==> flow/design.v <==
module izhikevich_neuron #(parameter DT = 16'h0100)  
(
    input wire clk,
    input wire rst,
    input wire [15:0] I,           
    output reg spike               
);
    reg signed [15:0] v, u;
    wire signed [15:0] a = 16'h0051;    
    wire signed [15:0] b = 16'h0200;    
    wire signed [15:0] c = -16'sd16640;  
    wire signed [15:0] d = 16'h0800;    
    wire signed [15:0] v_sq;
    wire signed [15:0] term1, term2, term3, dv_raw, du_raw;
    wire signed [15:0] bv;
    localparam signed [15:0] V_THRESH = 16'd7680;  
    cordic_mult sq_v (.x(v), .y(v), .out(v_sq));
    cordic_mult mul_004 (.x(16'h0148), .y(v_sq), .out(term1));
    cordic_mult mul_5v (.x(16'h0500), .y(v), .out(term2));
    assign term3 = 16'd35840;  
    assign dv_raw = term1 + term2 + term3 - u + I;
    cordic_mult mul_bv (.x(b), .y(v), .out(bv));
    assign du_raw = (bv - u);
    wire signed [15:0] du;
    cordic_mult mul_a (.x(a), .y(du_raw), .out(du));
    wire signed [31:0] dv_dt = dv_raw * $signed(DT);
    wire signed [31:0] du_dt = du * $signed(DT);
    always @(posedge clk or posedge rst) begin
        if (rst) begin
            v <= c;
            u <= 0;
            spike <= 0;
        end else begin
            if (v >= V_THRESH) begin
                v <= c;
                u <= u + d;
                spike <= 1;
            end else begin
                v <= v + dv_dt[23:8];  
                u <= u + du_dt[23:8];
                spike <= 0;
            end
        end
    end
endmodule
module cordic_mult(
    input signed [15:0] x,
    input signed [15:0] y,
    output signed [15:0] out
);
    wire signed [31:0] temp;
    assign temp = x * y;
    assign out = temp[23:8];  
endmodule
# Tool chain data of izhikevich_neuron
# The steps from the RTL of izhikevich_neuron to its reports follow in flow order.
# Lines are those of the file above, counted from 1.
# Library cell names are shortened.
# Not given: -
dict set report design {
  design {izhikevich_neuron}
  clock {clk}
  lib {sky130hd}
  lib_corner {tt_025C_1v80}
}

# Elaborated design
# Counts by Yosys on the flattened word-level netlist (proc, flatten, opt, wreduce; memories kept). Register bits leave out memories and registers merged into their read ports (data or address); mux counts leave out enables and synchronous resets folded into registers. Print and check cells are left out. Cells with the same type and inputs are merged into one.
dict set report op_classes {
  multipliers 4
  add_sub_neg 8
  cmp 1
  n_mux 3
}
# cell n
set op_table {}
lappend op_table {{16-bit by 16-bit multiplier with 24-bit output} 1}
lappend op_table {{8-bit by 16-bit multiplier with 24-bit output with constant A} 1}
lappend op_table {{7-bit by 16-bit multiplier with 21-bit output with constant A} 1}
lappend op_table {{16-bit adder} 4}
lappend op_table {{4-bit by 16-bit multiplier with 16-bit output with constant A} 1}
lappend op_table {{16-bit subtractor} 2}
lappend op_table {{16-bit 2-to-1 mux} 2}
lappend op_table {{16-bit by 13-bit adder with 16-bit output with constant B} 1}
lappend op_table {{16-bit by 14-bit greater-or-equal comparator with 1-bit output with constant B} 1}
lappend op_table {{16-bit adder with constant B} 1}
lappend op_table {{1-bit 2-to-1 mux} 1}
dict set report bits {
  inputBits 18
  register_bits 33
  elab_cells 19
}

# Logic depth
# Longest topological path by Yosys (ltp), each cell counted once; first at word level (registers and memories cut), then after technology mapping (sequential cells cut; the memories' decode and read muxes count).
dict set report logic_depth {
  ltp_word 8
  abc_area 0
  depth_mapped 49
  ltp_nobuf 47
}

# Netlist
# The flow's flattened synthesis, as Yosys stat reports it; memories are mapped. The netlist is that of the ABC_AREA named above (0 if unset); the other value can give another one.
# type n
set types {}
lappend types {fa_1 252}
lappend types {ha_1 249}
lappend types {inv_1 467}
lappend types {xnor2_1 91}
lappend types {dfrtp_1 26}
lappend types {nand2_1 93}
lappend types {and2_1 47}
lappend types {a21oi_1 53}
lappend types {nor2_1 64}
lappend types {xor2_1 25}
lappend types {dfstp_2 7}
lappend types {a21o_1 23}
lappend types {o21ai_0 30}
lappend types {nor2b_1 20}
lappend types {nor3_1 19}
lappend types {clkbuf_1 24}
lappend types {nand3_1 18}
lappend types {o21a_1 11}
# Other cell types: 38; their cells: 118.
dict set report synth_totals {
  seq_area_um2 834.6
  ffs 33
  area_um2 14642.8
  cells 1637
}
# The figures by module come from a second, unflattened synthesis with its own total; it is not the netlist above.
dict set report unflattened {
  hier_cells 4765
  area_unflattened_um2 41788.8
}
# Each row is one instance without its submodules.
# mod n_inst n_cells mod_area_um2
set modules {}
lappend modules {cordic_mult 5 847 7409.6}
lappend modules {izhikevich_neuron 1 530 4740.8}

# Timing after synthesis
# Source: OpenSTA report_checks on the synthesized netlist (no wires, ideal clock, input and output delay 20% of the period each), path of least setup slack; recovery checks are left aside. Register names are those of the netlist, which keeps one name where synthesis merged equal registers.
dict set report synth_timing {
  path_kind {flip-flop to flip-flop}
  from {register v[11]}
  to {register v[15]}
  period_ns 12.0
  delay_ns 11.545
  setup_time_ns 0.084
  path_slack_ns 0.455
  path_buffers 2
  path_stages 47
  arrival_ns 11.461
  required_ns 11.916
  period_less_setup_slack_ns 11.545
}
# "delay_ns" is the arrival time less input delay plus setup time.
# "path_stages" counts driving pins, that of a launching flip-flop among them; a cell with two outputs on the path counts twice.
# "period_less_setup_slack_ns" = period - worst setup slack (recovery checks aside). The figure is calculated, with input and output delays left at 20% of the set period.
# The rows between start and end are the longest chain of elaborated cells between them; the timing report does not say that the signal goes this way. Where chains are equally long, one stands for them.
# Each line given opens the expression or statement behind the cell; cells for indexed reads and writes are added by Yosys, which also makes memories of some case tables.
# At most two assigning lines are given for a register; there are more.
dict set report synth_between {
  cell_sequence {dfstp_2 clkbuf_1 nand2_1 fa_1 fa_1 fa_1 inv_1 fa_1 fa_1 inv_1 fa_1 inv_1 ha_1 clkbuf_1 a21o_1 a21oi_1 o21bai_1 a21o_1 [11 not listed] a21oi_1 nand3b_1 a21oi_1 xnor2_1 fa_1 fa_1 inv_1 fa_1 fa_1 inv_1 ha_1 or2_2 a21oi_1 a31oi_1 a31oi_1 xnor2_1 xnor3_1 or2_2}
  elab_chain_len 8
  cells_between 10
  classes_between {add/sub: 5; mul: 3; compare: 1; mux: 1}
}
# item line_no
set synth_lines {}
lappend synth_lines {{start: declaration} 8} ;# reg signed [15:0] v, u;
lappend synth_lines {{start: assignment} 30} ;# v <= c;
lappend synth_lines {{start: assignment} 35} ;# v <= c;
lappend synth_lines {{16-bit by 16-bit multiplier with 24-bit output} 52} ;# assign temp = x * y;
lappend synth_lines {{7-bit by 16-bit multiplier with 21-bit output} 52}
lappend synth_lines {{16-bit adder (2 in a row)} 21} ;# assign dv_raw = term1 + term2 + term3 - u + I;
lappend synth_lines {{16-bit subtractor} 21}
lappend synth_lines {{16-bit adder} 21}
lappend synth_lines {{16-bit adder} 39} ;# v <= v + dv_dt[23:8];
lappend synth_lines {{16-bit 2-to-1 mux} 34} ;# if (v >= V_THRESH) begin
lappend synth_lines {{end: assignment} 30}
lappend synth_lines {{end: assignment} 35}
lappend synth_lines {{end: declaration} 8}

# Timing after layout
# Path of least setup slack in the final report of run 1 (OpenROAD, finished layout, wires in). Where an end is a register, its clock arrival counts in the times.
dict set report layout_timing {
  path_kind {flip-flop to flip-flop}
  from {register v[11]}
  to {register v[15]}
  path_buffers 1
  setup_time_ns 0.08
  period_ns 11.7
  path_slack_ns 0.12
  required_ns 11.91
  arrival_ns 11.79
  path_stages 46
}
# The rows between start and end are the longest chain of elaborated cells between them; the timing report does not say that the signal goes this way. Where chains are equally long, one stands for them.
# At most two assigning lines are given for a register; there are more.
dict set report layout_between {
  cell_sequence {dfstp_2 buf_4 nand2_1 fa_1 fa_1 fa_1 inv_1 fa_1 fa_1 inv_1 fa_1 inv_1 ha_1 a21o_1 a21oi_2 o21bai_1 a21o_1 o21bai_2 [10 not listed] a21oi_2 nand3b_1 a21oi_2 xnor2_2 fa_1 fa_1 inv_1 fa_1 fa_1 inv_1 ha_1 or2_2 a21oi_2 a31oi_2 a31oi_1 xnor2_1 xnor3_1 or2_2}
  elab_chain_len 8
  cells_between 10
  classes_between {add/sub: 5; mul: 3; compare: 1; mux: 1}
}
# item line_no
set layout_lines {}
lappend layout_lines {{start: declaration} 8} ;# reg signed [15:0] v, u;
lappend layout_lines {{start: assignment} 30} ;# v <= c;
lappend layout_lines {{start: assignment} 35} ;# v <= c;
lappend layout_lines {{16-bit by 16-bit multiplier with 24-bit output} 52} ;# assign temp = x * y;
lappend layout_lines {{7-bit by 16-bit multiplier with 21-bit output} 52}
lappend layout_lines {{16-bit adder (2 in a row)} 21} ;# assign dv_raw = term1 + term2 + term3 - u + I;
lappend layout_lines {{16-bit subtractor} 21}
lappend layout_lines {{16-bit adder} 21}
lappend layout_lines {{16-bit adder} 39} ;# v <= v + dv_dt[23:8];
lappend layout_lines {{16-bit 2-to-1 mux} 34} ;# if (v >= V_THRESH) begin
lappend layout_lines {{end: assignment} 30}
lappend layout_lines {{end: assignment} 35}
lappend layout_lines {{end: declaration} 8}

Lab notebook: izhikevich_neuron

Below are 4 stored runs of the flow (Yosys, OpenROAD; platform sky130hd) on izhikevich_neuron, each with its settings and what was measured, unordered. Constraints: input delay and output delay 20% of the set period each, output load 0.01 pF.
"achieved_period_ns": clock period set for the run, less the worst setup slack. It is reckoned from that one timing run; input and output delays stay at 20% of the period that was set.
"worst_path_time_ns" is the time allowed to the run's worst setup path (the clock period less input and output delay, where it has them) less its slack. Clock arrival times count: a late capture clock shortens it, a late launch clock lengthens it.

# run 1
==> flow/run.sh <==
#!/bin/bash
# the make line also repeats the synthesis and layout settings of config.mk as NAME=value (left out here)
make -C /OpenROAD-flow-scripts/flow DESIGN_CONFIG=/design/flow/config.mk WORK_HOME=/design/flow/orfs CLKGATE_MAP_FILE= finish
==> flow/config.mk <==
export PLATFORM = sky130hd
export DESIGN_NAME = izhikevich_neuron
export DESIGN_NICKNAME = izhikevich_neuron
export VERILOG_FILES = /design/flow/design.v
export SDC_FILE = /design/flow/constraint.sdc
export NUM_CORES = 4
export LEC_CHECK = 0
export CAP_MARGIN = 20
export CORE_MARGIN = 2
export CORE_UTILIZATION = 40
export PLACE_DENSITY = 0.6
export SETUP_SLACK_MARGIN = -0.23
export SLEW_MARGIN = 20
==> flow/constraint.sdc <==
create_clock -name core_clock -period 11.7 [get_ports {clk}]
set_input_delay 2.3400 -clock core_clock [delete_from_list [all_inputs] [get_ports {clk}]]
set_output_delay 2.3400 -clock core_clock [all_outputs]
set_load 0.01 [all_outputs]

==> run 1: results <==
synthArea_um2=14642.8
die_area_um2=38153.8
final_cell_area_um2=16390.7
fin_util_frac=0.451
fin_ws_ns=0.118
setup_tns_ns=0.000
worst_hold_slack_ns=0.529
achieved_period_ns=11.582
worst_path_time_ns=11.58
timing.worst_path_kind="flip-flop to flip-flop"

# run 2
==> flow/run.sh <==
#!/bin/bash
# the make line also repeats the synthesis and layout settings of config.mk as NAME=value (left out here)
make -C /OpenROAD-flow-scripts/flow DESIGN_CONFIG=/design/flow/config.mk WORK_HOME=/design/flow/orfs CLKGATE_MAP_FILE= finish
==> flow/config.mk <==
export PLATFORM = sky130hd
export DESIGN_NAME = izhikevich_neuron
export DESIGN_NICKNAME = izhikevich_neuron
export VERILOG_FILES = /design/flow/design.v
export SDC_FILE = /design/flow/constraint.sdc
export NUM_CORES = 4
export LEC_CHECK = 0
export ABC_AREA = 0
export CAP_MARGIN = 35
export CELL_PAD_IN_SITES_GLOBAL_PLACEMENT = 2
export CORE_ASPECT_RATIO = 0.73
export CORE_MARGIN = 6
export CORE_UTILIZATION = 26
export MAX_ROUTING_LAYER = met4
export MIN_ROUTING_LAYER = met1
export PLACE_DENSITY_LB_ADDON = 0.18
export SLEW_MARGIN = 0
==> flow/constraint.sdc <==
create_clock -name core_clock -period 20.5 [get_ports {clk}]
set_input_delay 4.1000 -clock core_clock [delete_from_list [all_inputs] [get_ports {clk}]]
set_output_delay 4.1000 -clock core_clock [all_outputs]
set_load 0.01 [all_outputs]

==> run 2: results <==
synthArea_um2=14642.8
die_area_um2=62227.8
final_cell_area_um2=15961.6
fin_util_frac=0.29
fin_ws_ns=7.647
setup_tns_ns=0.000
worst_hold_slack_ns=0.520
achieved_period_ns=12.853
worst_path_time_ns=12.85
timing.worst_path_kind="flip-flop to flip-flop"

# run 3
==> flow/run.sh <==
#!/bin/bash
# the make line also repeats the synthesis and layout settings of config.mk as NAME=value (left out here)
make -C /OpenROAD-flow-scripts/flow DESIGN_CONFIG=/design/flow/config.mk WORK_HOME=/design/flow/orfs CLKGATE_MAP_FILE= finish
==> flow/config.mk <==
export PLATFORM = sky130hd
export DESIGN_NAME = izhikevich_neuron
export DESIGN_NICKNAME = izhikevich_neuron
export VERILOG_FILES = /design/flow/design.v
export SDC_FILE = /design/flow/constraint.sdc
export NUM_CORES = 4
export LEC_CHECK = 0
export CAP_MARGIN = 20
export CORE_MARGIN = 2
export CORE_UTILIZATION = 40
export PLACE_DENSITY = 0.6
export SLEW_MARGIN = 20
==> flow/constraint.sdc <==
create_clock -name core_clock -period 12.0 [get_ports {clk}]
set_input_delay 2.4000 -clock core_clock [delete_from_list [all_inputs] [get_ports {clk}]]
set_output_delay 2.4000 -clock core_clock [all_outputs]
set_load 0.01 [all_outputs]

==> run 3: results <==
synthArea_um2=14642.8
die_area_um2=38153.8
final_cell_area_um2=16200.5
fin_util_frac=0.446
fin_ws_ns=0.441
setup_tns_ns=0.000
worst_hold_slack_ns=0.527
achieved_period_ns=11.559
worst_path_time_ns=11.56
timing.worst_path_kind="flip-flop to flip-flop"

# run 4
==> flow/run.sh <==
#!/bin/bash
# the make line also repeats the synthesis and layout settings of config.mk as NAME=value (left out here)
make -C /OpenROAD-flow-scripts/flow DESIGN_CONFIG=/design/flow/config.mk WORK_HOME=/design/flow/orfs CLKGATE_MAP_FILE= finish
==> flow/config.mk <==
export PLATFORM = sky130hd
export DESIGN_NAME = izhikevich_neuron
export DESIGN_NICKNAME = izhikevich_neuron
export VERILOG_FILES = /design/flow/design.v
export SDC_FILE = /design/flow/constraint.sdc
export NUM_CORES = 4
export LEC_CHECK = 0
export ABC_AREA = 0
export CAP_MARGIN = 25
export CELL_PAD_IN_SITES_GLOBAL_PLACEMENT = 2
export CORE_MARGIN = 10
export CORE_UTILIZATION = 30
export CTS_CLUSTER_SIZE = 22
export GPL_ROUTABILITY_DRIVEN = 0
export HOLD_SLACK_MARGIN = 0.25
export MAX_ROUTING_LAYER = met4
export MIN_ROUTING_LAYER = met2
export PLACE_DENSITY_LB_ADDON = 0.27
export SETUP_SLACK_MARGIN = -1.07
export SLEW_MARGIN = 10
==> flow/constraint.sdc <==
create_clock -name core_clock -period 12.0 [get_ports {clk}]
set_input_delay 2.4000 -clock core_clock [delete_from_list [all_inputs] [get_ports {clk}]]
set_output_delay 2.4000 -clock core_clock [all_outputs]
set_load 0.01 [all_outputs]

==> run 4: results <==
synthArea_um2=14642.8
die_area_um2=58047.3
final_cell_area_um2=16118.0
fin_util_frac=0.335
fin_ws_ns=-0.247
setup_tns_ns=-0.247
worst_hold_slack_ns=0.557
achieved_period_ns=12.247
worst_path_time_ns=12.25
timing.worst_path_kind="flip-flop to flip-flop"
